==> flow/design.v <==
module PE (
	in_a,
	in_b,
	out_c
);
input	[15:0] in_a;  
input	[15:0] in_b;  
output	[9:0] out_c;
wire    [7:0] psum_l0[3:0];  
wire    [8:0] psum_l1[1:0];
assign psum_l0[0] = in_a[ 3: 0] * in_b[ 3: 0];   
assign psum_l0[1] = in_a[ 7: 4] * in_b[ 7: 4];
assign psum_l0[2] = in_a[11: 8] * in_b[11: 8];
assign psum_l0[3] = in_a[15:12] * in_b[15:12];
assign psum_l1[0] = psum_l0[0] + psum_l0[1];     
assign psum_l1[1] = psum_l0[2] + psum_l0[3];
assign out_c = psum_l1[0] + psum_l1[1];          
endmodule
module Bitblade (
	mode,
	in_a,
	in_b,
    out_c
);
input	mode;
input   [63:0] in_a;
input   [63:0] in_b;
output  [17:0] out_c;
wire    [15:0] pe_in_a[3:0];
wire    [15:0] pe_in_b[3:0];
wire    [ 9:0] pe_out_c[3:0];
wire	[31:0] aw, ax, ay, az;
wire	[31:0] bw, bx, by, bz;
assign aw = {in_a[60+4-1:60], in_a[52+4-1:52], in_a[44+4-1:44], in_a[36+4-1:36]};
assign ax = {in_a[56+4-1:56], in_a[48+4-1:48], in_a[40+4-1:40], in_a[32+4-1:32]};
assign ay = {in_a[28+4-1:28], in_a[20+4-1:20], in_a[12+4-1:12], in_a[ 4+4-1: 4]};
assign az = {in_a[24+4-1:24], in_a[16+4-1:16], in_a[ 8+4-1: 8], in_a[ 0+4-1: 0]};
assign bw = {in_b[60+4-1:60], in_b[52+4-1:52], in_b[44+4-1:44], in_b[36+4-1:36]};
assign bx = {in_b[56+4-1:56], in_b[48+4-1:48], in_b[40+4-1:40], in_b[32+4-1:32]};
assign by = {in_b[28+4-1:28], in_b[20+4-1:20], in_b[12+4-1:12], in_b[ 4+4-1: 4]};
assign bz = {in_b[24+4-1:24], in_b[16+4-1:16], in_b[ 8+4-1: 8], in_b[ 0+4-1: 0]};
assign pe_in_a[0] = (mode) ? aw : ay;
assign pe_in_a[1] = (mode) ? ax : az;
assign pe_in_a[2] = ay;
assign pe_in_a[3] = az;
assign pe_in_b[0] = (mode) ? bw : by;
assign pe_in_b[1] = (mode) ? bx : by;
assign pe_in_b[2] = (mode) ? by : bz;
assign pe_in_b[3] = bz;
PE pe0( .in_a(pe_in_a[0]), .in_b(pe_in_b[0]), .out_c(pe_out_c[0]));
PE pe1( .in_a(pe_in_a[1]), .in_b(pe_in_b[1]), .out_c(pe_out_c[1]));
PE pe2( .in_a(pe_in_a[2]), .in_b(pe_in_b[2]), .out_c(pe_out_c[2]));
PE pe3( .in_a(pe_in_a[3]), .in_b(pe_in_b[3]), .out_c(pe_out_c[3]));
assign out_c = (pe_out_c[0] << (mode ? 0 : 8)) + (pe_out_c[1] << (mode ? 0 : 4)) + (pe_out_c[2] << (mode ? 0 : 4)) + (pe_out_c[3] << (mode ? 0 : 0));
endmodule
module Cfu (
  input               cmd_valid,
  output              cmd_ready,
  input      [9:0]    cmd_payload_function_id,
  input      [31:0]   cmd_payload_inputs_0,
  input      [31:0]   cmd_payload_inputs_1,
  output reg          rsp_valid,
  input               rsp_ready,
  output reg [31:0]   rsp_payload_outputs_0,
  input               reset,
  input               clk
);
wire  [2:0] opcode;
wire  is_setting_mode, is_resetting_acc, is_accumlating, is_loading_upper;
reg         mode;  
reg   [31:0] upper_bitblade_in_a;
reg   [31:0] upper_bitblade_in_b;
wire  [63:0] bitblade_in_a;
wire  [63:0] bitblade_in_b;
wire  [31:0] bitblade_out_c;
assign opcode = cmd_payload_function_id[2:0];
assign is_setting_mode =  (cmd_valid) && (opcode == 0);
assign is_resetting_acc = (cmd_valid) && (opcode == 1);
assign is_loading_upper = (cmd_valid) && (opcode == 2);
assign is_accumlating =   (cmd_valid) && (opcode == 3);
always @(posedge clk) begin
  if (reset)
    mode <= 0;  
  else if (is_setting_mode)
    mode <= cmd_payload_function_id[3];
end
assign cmd_ready = ~rsp_valid;
always @(posedge clk) begin
  if (reset)          rsp_valid <= 1'b0;
  else if (rsp_valid) rsp_valid <= ~rsp_ready;   
  else if (cmd_valid) rsp_valid <= 1'b1;         
end
always @(posedge clk) begin
  if (reset)
    rsp_payload_outputs_0 <= 32'b0;
  else if (is_resetting_acc)
    rsp_payload_outputs_0 <= 32'b0;
  else if (is_accumlating)
    rsp_payload_outputs_0 <= rsp_payload_outputs_0 + bitblade_out_c;
end
always @(posedge clk) begin
  if (reset)                  upper_bitblade_in_a <= 0;
  else if (is_loading_upper)  upper_bitblade_in_a <= cmd_payload_inputs_0;
end
always @(posedge clk) begin
  if (reset)                  upper_bitblade_in_b <= 0;
  else if (is_loading_upper)  upper_bitblade_in_b <= cmd_payload_inputs_1;
end
assign bitblade_in_a = {upper_bitblade_in_a, cmd_payload_inputs_0};
assign bitblade_in_b = {upper_bitblade_in_b, cmd_payload_inputs_1};
Bitblade bitblade(
  .mode(mode),
  .in_a(bitblade_in_a),
  .in_b(bitblade_in_b),
  .out_c(bitblade_out_c)
);
endmodule
Step by step through the tools: Cfu
The steps from the RTL of Cfu to its reports follow in flow order. Line numbers count from 1 in the design file above. Operators carry their Yosys type and port widths (W data, S select, Z words). The mark -- stands for no value.

Design top: Cfu. Clock: clk. Cell library: sky130hd. Timing corner: tt_025C_1v80.

After elaboration
Yosys after proc, flatten, opt, wreduce and memory -nomap, before mapping. Enables and synchronous resets that opt folds into registers are not counted as muxes. Memory bits, and registers merged into a memory's read port (data or address), are not among the register bits. Print and check cells are not counted. Equal cells are merged and count once.

Under div/mod/pow operators stands 0. Muxes and demuxes: 9. The figure for add/sub/neg operators is 16. Equality and inequality tests: 3. The figure for shift operators is 3. Under $mul stands 16. The figure for magnitude comparators is 0. For bitwise operators the number is 2. The figure for reductions and logical operators is 6.

Operators with widths (count): $mul A4 B4 Y8 (16); $shl A10 B32 Y18 (3); $mux W16 (5); $add A8 B8 Y9 (8); $add A9 B9 Y10 (4); $add A18 B18 Y18 (2); $add A32 B18 Y32 (1); $add A18 B10 Y18 (1); $eq A3 B2 Y1 const B (2); $logic_and A1 B1 Y1 (4); $mux W4 (1); $eq A3 B1 Y1 const B (1); $logic_not A3 Y1 (1); $mux W3 (1); $not A1 Y1 (2); $reduce_or A2 Y1 (1); $mux W1 (2).

For word width x clocked read ports the number is 0. The figure for input port bits is 78. The figure for bits in read-only memories is 0. For output and inout bits the number is 34. The entry for register bits after elaboration reads 98. Under bits in latches stands 0. Word-level cells: 60. Memories kept: 0. For bits in writable memories the number is 0.

Logic depth
Longest topological path by Yosys (ltp), each cell counted once; first at word level (registers and memories cut), then after technology mapping (sequential cells cut; the memories' decode and read muxes count).

The entry for depth in word-level cells reads 9. The figure for ABC_AREA is 0. The figure for mapped depth is 50. Gate-level depth less buffers: 45.

Synthesis result
Source: synth_stat.txt of the flow (Yosys; design flattened, memories mapped). It holds for the ABC_AREA given above (unset counts as 0); a run with the other value may have another netlist. The area totals of this step are shown rounded.

Cells by type: sky130_fd_sc_hd__fa_1 (count 223, total area 4.46E+03 µm²); sky130_fd_sc_hd__ha_1 (count 206, total area 2.58E+03 µm²); sky130_fd_sc_hd__dfxtp_1 (count 98, total area 1.96E+03 µm²); sky130_fd_sc_hd__inv_1 (count 305, total area 1.14E+03 µm²); sky130_fd_sc_hd__a32o_1 (count 88, total area 880.845 µm²); sky130_fd_sc_hd__nand2_1 (count 227, total area 852.067 µm²); sky130_fd_sc_hd__a21oi_1 (count 119, total area 595.571 µm²); sky130_fd_sc_hd__nor2b_1 (count 81, total area 506.736 µm²); sky130_fd_sc_hd__a32oi_1 (count 40, total area 350.336 µm²); sky130_fd_sc_hd__and2_1 (count 50, total area 312.8 µm²); sky130_fd_sc_hd__clkbuf_1 (count 67, total area 251.491 µm²); sky130_fd_sc_hd__xnor2_1 (count 23, total area 201.443 µm²); sky130_fd_sc_hd__nor2_1 (count 45, total area 168.912 µm²); sky130_fd_sc_hd__xor2_1 (count 19, total area 166.41 µm²); sky130_fd_sc_hd__mux2i_1 (count 16, total area 160.154 µm²); sky130_fd_sc_hd__a21o_1 (count 21, total area 157.651 µm²); sky130_fd_sc_hd__o21ai_0 (count 24, total area 120.115 µm²); sky130_fd_sc_hd__nand2b_1 (count 16, total area 100.096 µm²).

Not listed: further types 45, cells in them 141.

Under cells in the netlist stands 1809. Flip-flops: 98. Under buffer cells stands 74. Synthesis area: 16000 µm².

By module: a second synthesis without flattening, with its own total; a netlist apart from the flattened one above.

Under cell total of the unflattened synthesis stands 1926. The entry for area (unflattened synthesis) reads 16000 µm².

Rows give one instance, submodules left out.

By module: PE (area 2210 µm², instances 4, cells 249); Cfu (area 4550 µm², instances 1, cells 576); Bitblade (area 2660 µm², instances 1, cells 354).

Timing after synthesis
Path of least setup slack by OpenSTA after synthesis, without wires, with an ideal clock, recovery checks aside; 20% of the period is set as input and as output delay. Where synthesis merged equal registers, the netlist keeps one of their names.

Path type: input to register. From: input port cmd_payload_inputs_1[20]. To: register rsp_payload_outputs_0[28]. The figure for stages is 37. The figure for arrival is 13.197 ns. Setup time: 0.070 ns. For path delay the number is 10.567 ns. Buffers on the path: 2. Under clock period stands 13.5 ns. For slack the number is 0.232 ns. For synthesis period reached the number is 13.268 ns.

"path delay" = arrival - input delay + setup time. "stages": output pins that drive a net of the path, with the launching flip-flop's if there is one; two outputs of one cell count as two. "synthesis period reached" = period - worst setup slack (recovery checks aside). The figure is calculated, with input and output delays left at 20% of the set period. The rows between start and end are the longest chain of elaborated cells between them; the timing report does not say that the signal goes this way. Where chains are equally long, one stands for them. A line is the first line of the expression or statement that the cell stems from. Yosys adds cells for indexed reads and writes and turns some case tables into memories. A register here has more assigning lines than the two given.

Cells stage by stage: sky130_fd_sc_hd__clkbuf_1 sky130_fd_sc_hd__mux2i_1 sky130_fd_sc_hd__nand2b_1 sky130_fd_sc_hd__fa_1 sky130_fd_sc_hd__inv_1 sky130_fd_sc_hd__fa_1 sky130_fd_sc_hd__ha_1 sky130_fd_sc_hd__fa_1 sky130_fd_sc_hd__fa_1 sky130_fd_sc_hd__ha_1 sky130_fd_sc_hd__ha_1 sky130_fd_sc_hd__fa_1 sky130_fd_sc_hd__nand2_1 sky130_fd_sc_hd__fa_1 sky130_fd_sc_hd__fa_1 sky130_fd_sc_hd__fa_1 sky130_fd_sc_hd__fa_1 sky130_fd_sc_hd__fa_1 sky130_fd_sc_hd__inv_1 sky130_fd_sc_hd__fa_1 sky130_fd_sc_hd__fa_1 sky130_fd_sc_hd__a211o_1 sky130_fd_sc_hd__a21oi_1 sky130_fd_sc_hd__o21ai_0 sky130_fd_sc_hd__a21o_1 sky130_fd_sc_hd__a31o_2 sky130_fd_sc_hd__a21oi_1 sky130_fd_sc_hd__xnor2_1 sky130_fd_sc_hd__ha_1 sky130_fd_sc_hd__nand4_4 sky130_fd_sc_hd__nor2_4 sky130_fd_sc_hd__nand4_2 sky130_fd_sc_hd__nor3_2 sky130_fd_sc_hd__nor3_1 sky130_fd_sc_hd__buf_6 sky130_fd_sc_hd__or4_1 sky130_fd_sc_hd__a21oi_1. The entry for cells in the longest elaborated chain reads 9. For elaborated cells between the ends (all ways) the number is 19. Classes of those cells: 10 x add/sub; 3 x mul; 3 x shift; 3 x mux.

RTL lines, path post-synthesis: start: declaration (RTL line 61) `input      [31:0]   cmd_payload_inputs_1,`; $mux W16 (RTL line 46) `assign pe_in_b[0] = (mode) ? bw : by;`; $mul A4 B4 Y8 (RTL line 13) `assign psum_l0[2] = in_a[11: 8] * in_b[11: 8];`; $add A8 B8 Y9 (RTL line 16) `assign psum_l1[1] = psum_l0[2] + psum_l0[3];`; $add A9 B9 Y10 (RTL line 17) `assign out_c = psum_l1[0] + psum_l1[1];`; $shl A10 B32 Y18 (RTL line 54) `assign out_c = (pe_out_c[0] << (mode ? 0 : 8)) + (pe_out_c[1] << (mode ? 0 : 4)) + (pe_out_c[2] << (mode ? 0 : ...`; $add A18 B18 Y18 x2 (RTL line 54); $add A18 B10 Y18 (RTL line 54); $add A32 B18 Y32 (RTL line 99) `rsp_payload_outputs_0 <= rsp_payload_outputs_0 + bitblade_out_c;`; end: assignment (RTL line 97) `rsp_payload_outputs_0 <= 32'b0;`; end: assignment (RTL line 99); end: declaration (RTL line 64) `output reg [31:0]   rsp_payload_outputs_0,`.

Timing after layout
From the final timing report of run A: the path of least setup slack in the routed layout; clock arrival at registers is part of the times.

Path type: input to register. From: input port cmd_payload_inputs_1[29]. To: register rsp_payload_outputs_0[22]. The figure for arrival is 12.82 ns. Buffers on the path: 2. For slack the number is -1.39 ns. Under clock period stands 11.1 ns. Setup time: 0.07 ns. The figure for stages is 39.

The rows between start and end are the longest chain of elaborated cells between them; the timing report does not say that the signal goes this way. Where chains are equally long, one stands for them. A register here has more assigning lines than the two given.

Cells stage by stage: sky130_fd_sc_hd__buf_4 sky130_fd_sc_hd__buf_6 sky130_fd_sc_hd__a32o_2 sky130_fd_sc_hd__fa_1 sky130_fd_sc_hd__fa_1 sky130_fd_sc_hd__fa_2 sky130_fd_sc_hd__fa_2 sky130_fd_sc_hd__fa_1 sky130_fd_sc_hd__fa_1 sky130_fd_sc_hd__ha_4 sky130_fd_sc_hd__a21oi_4 sky130_fd_sc_hd__nor2b_1 sky130_fd_sc_hd__o21a_1 sky130_fd_sc_hd__nor2_2 sky130_fd_sc_hd__xor2_1 sky130_fd_sc_hd__o21ai_1 sky130_fd_sc_hd__ha_1 sky130_fd_sc_hd__ha_1 [3 not listed] sky130_fd_sc_hd__fa_2 sky130_fd_sc_hd__fa_1 sky130_fd_sc_hd__inv_1 sky130_fd_sc_hd__ha_2 sky130_fd_sc_hd__or4_4 sky130_fd_sc_hd__o211ai_1 sky130_fd_sc_hd__a21oi_2 sky130_fd_sc_hd__nand3_1 sky130_fd_sc_hd__nand3b_1 sky130_fd_sc_hd__xor2_1 sky130_fd_sc_hd__ha_2 sky130_fd_sc_hd__nand4_4 sky130_fd_sc_hd__nor2_4 sky130_fd_sc_hd__nand4_4 sky130_fd_sc_hd__nor3_4 sky130_fd_sc_hd__nor3_4 sky130_fd_sc_hd__or4_4 sky130_fd_sc_hd__a21oi_2. The entry for cells in the longest elaborated chain reads 9. For elaborated cells between the ends (all ways) the number is 19. Classes of those cells: 10 x add/sub; 3 x mul; 3 x shift; 3 x mux.

RTL lines, path after layout: start: declaration (RTL line 61) `input      [31:0]   cmd_payload_inputs_1,`; $mux W16 (RTL line 46) `assign pe_in_b[0] = (mode) ? bw : by;`; $mul A4 B4 Y8 (RTL line 14) `assign psum_l0[3] = in_a[15:12] * in_b[15:12];`; $add A8 B8 Y9 (RTL line 16) `assign psum_l1[1] = psum_l0[2] + psum_l0[3];`; $add A9 B9 Y10 (RTL line 17) `assign out_c = psum_l1[0] + psum_l1[1];`; $shl A10 B32 Y18 (RTL line 54) `assign out_c = (pe_out_c[0] << (mode ? 0 : 8)) + (pe_out_c[1] << (mode ? 0 : 4)) + (pe_out_c[2] << (mode ? 0 : ...`; $add A18 B18 Y18 x2 (RTL line 54); $add A18 B10 Y18 (RTL line 54); $add A32 B18 Y32 (RTL line 99) `rsp_payload_outputs_0 <= rsp_payload_outputs_0 + bitblade_out_c;`; end: assignment (RTL line 97) `rsp_payload_outputs_0 <= 32'b0;`; end: assignment (RTL line 99); end: declaration (RTL line 64) `output reg [31:0]   rsp_payload_outputs_0,`.

==> results <==
Stored flow runs of Cfu (3 of them; Yosys, OpenROAD, sky130hd). They differ in their settings and are not a sequence. Constraints: input delay and output delay 20% of the set period each, output load 0.01 pF. By "achieved period" is meant the clock period of the run minus its worst setup slack. This is arithmetic on one report: input and output delays are still those of the set period (20% each). "worst setup path time" means the part of the period allowed to the worst setup path (the constraints hold back 20% at inputs and 20% at outputs) less its slack; where the path has registers, the arrival times of their clocks count too. Values from the reports are rounded here.

Files of run A:
==> flow/run.sh <==
#!/bin/bash
# the make line also repeats the synthesis and layout settings of config.mk as NAME=value (left out here)
make -C /OpenROAD-flow-scripts/flow DESIGN_CONFIG=/design/flow/config.mk WORK_HOME=/design/flow/orfs CLKGATE_MAP_FILE= finish
==> flow/config.mk <==
export PLATFORM = sky130hd
export DESIGN_NAME = Cfu
export DESIGN_NICKNAME = Cfu
export VERILOG_FILES = /design/flow/design.v
export SDC_FILE = /design/flow/constraint.sdc
export NUM_CORES = 4
export LEC_CHECK = 0
export CAP_MARGIN = 20
export CORE_MARGIN = 2
export CORE_UTILIZATION = 40
export SLEW_MARGIN = 20
==> flow/constraint.sdc <==
create_clock -name core_clock -period 11.1 [get_ports {clk}]
set_input_delay 2.2200 -clock core_clock [delete_from_list [all_inputs] [get_ports {clk}]]
set_output_delay 2.2200 -clock core_clock [all_outputs]
set_load 0.01 [all_outputs]

Results of run A. For the Yosys chip area after synthesis the run shows 16000 µm². The measured lowest hold slack is 0.484 ns. The standard-cell area after routing is 21400 µm². The die footprint reads 41700 µm². The total negative slack comes to -24.7 ns. The utilization reads 0.54. The achieved period stands at 12.490 ns. The worst setup slack after layout comes to -1.39 ns. The worst setup path time reads 10.27 ns. Class of the worst setup path: input to register.

Files of run B:
==> flow/run.sh <==
#!/bin/bash
# the make line also repeats the synthesis and layout settings of config.mk as NAME=value (left out here)
make -C /OpenROAD-flow-scripts/flow DESIGN_CONFIG=/design/flow/config.mk WORK_HOME=/design/flow/orfs CLKGATE_MAP_FILE= finish
==> flow/config.mk <==
export PLATFORM = sky130hd
export DESIGN_NAME = Cfu
export DESIGN_NICKNAME = Cfu
export VERILOG_FILES = /design/flow/design.v
export SDC_FILE = /design/flow/constraint.sdc
export NUM_CORES = 4
export LEC_CHECK = 0
export CAP_MARGIN = 20
export CORE_MARGIN = 6
export CORE_UTILIZATION = 40
export GPL_ROUTABILITY_DRIVEN = 0
export SETUP_SLACK_MARGIN = 3.81
export SLEW_MARGIN = 20
==> flow/constraint.sdc <==
create_clock -name core_clock -period 13.5 [get_ports {clk}]
set_input_delay 2.7000 -clock core_clock [delete_from_list [all_inputs] [get_ports {clk}]]
set_output_delay 2.7000 -clock core_clock [all_outputs]
set_load 0.01 [all_outputs]

Results of run B. For the Yosys chip area after synthesis the run shows 16000 µm². The measured lowest hold slack is 0.479 ns. The standard-cell area after routing is 21300 µm². The die footprint reads 45000 µm². The total negative slack comes to 0.000 ns. The utilization reads 0.544. The achieved period stands at 13.135 ns. The worst setup slack after layout comes to 0.365 ns. The worst setup path time reads 10.43 ns. Class of the worst setup path: input to register.

Files of run C:
==> flow/run.sh <==
#!/bin/bash
# the make line also repeats the synthesis and layout settings of config.mk as NAME=value (left out here)
make -C /OpenROAD-flow-scripts/flow DESIGN_CONFIG=/design/flow/config.mk WORK_HOME=/design/flow/orfs CLKGATE_MAP_FILE= finish
==> flow/config.mk <==
export PLATFORM = sky130hd
export DESIGN_NAME = Cfu
export DESIGN_NICKNAME = Cfu
export VERILOG_FILES = /design/flow/design.v
export SDC_FILE = /design/flow/constraint.sdc
export NUM_CORES = 4
export LEC_CHECK = 0
export CAP_MARGIN = 20
export CORE_MARGIN = 2
export CORE_UTILIZATION = 40
export SETUP_SLACK_MARGIN = 2.05
export SLEW_MARGIN = 20
==> flow/constraint.sdc <==
create_clock -name core_clock -period 13.5 [get_ports {clk}]
set_input_delay 2.7000 -clock core_clock [delete_from_list [all_inputs] [get_ports {clk}]]
set_output_delay 2.7000 -clock core_clock [all_outputs]
set_load 0.01 [all_outputs]

Results of run C. For the Yosys chip area after synthesis the run shows 16000 µm². The measured lowest hold slack is 0.488 ns. The standard-cell area after routing is 20900 µm². The die footprint reads 41700 µm². The total negative slack comes to 0.000 ns. The utilization reads 0.528. The achieved period stands at 13.152 ns. The worst setup slack after layout comes to 0.348 ns. The worst setup path time reads 10.45 ns. Class of the worst setup path: input to register.
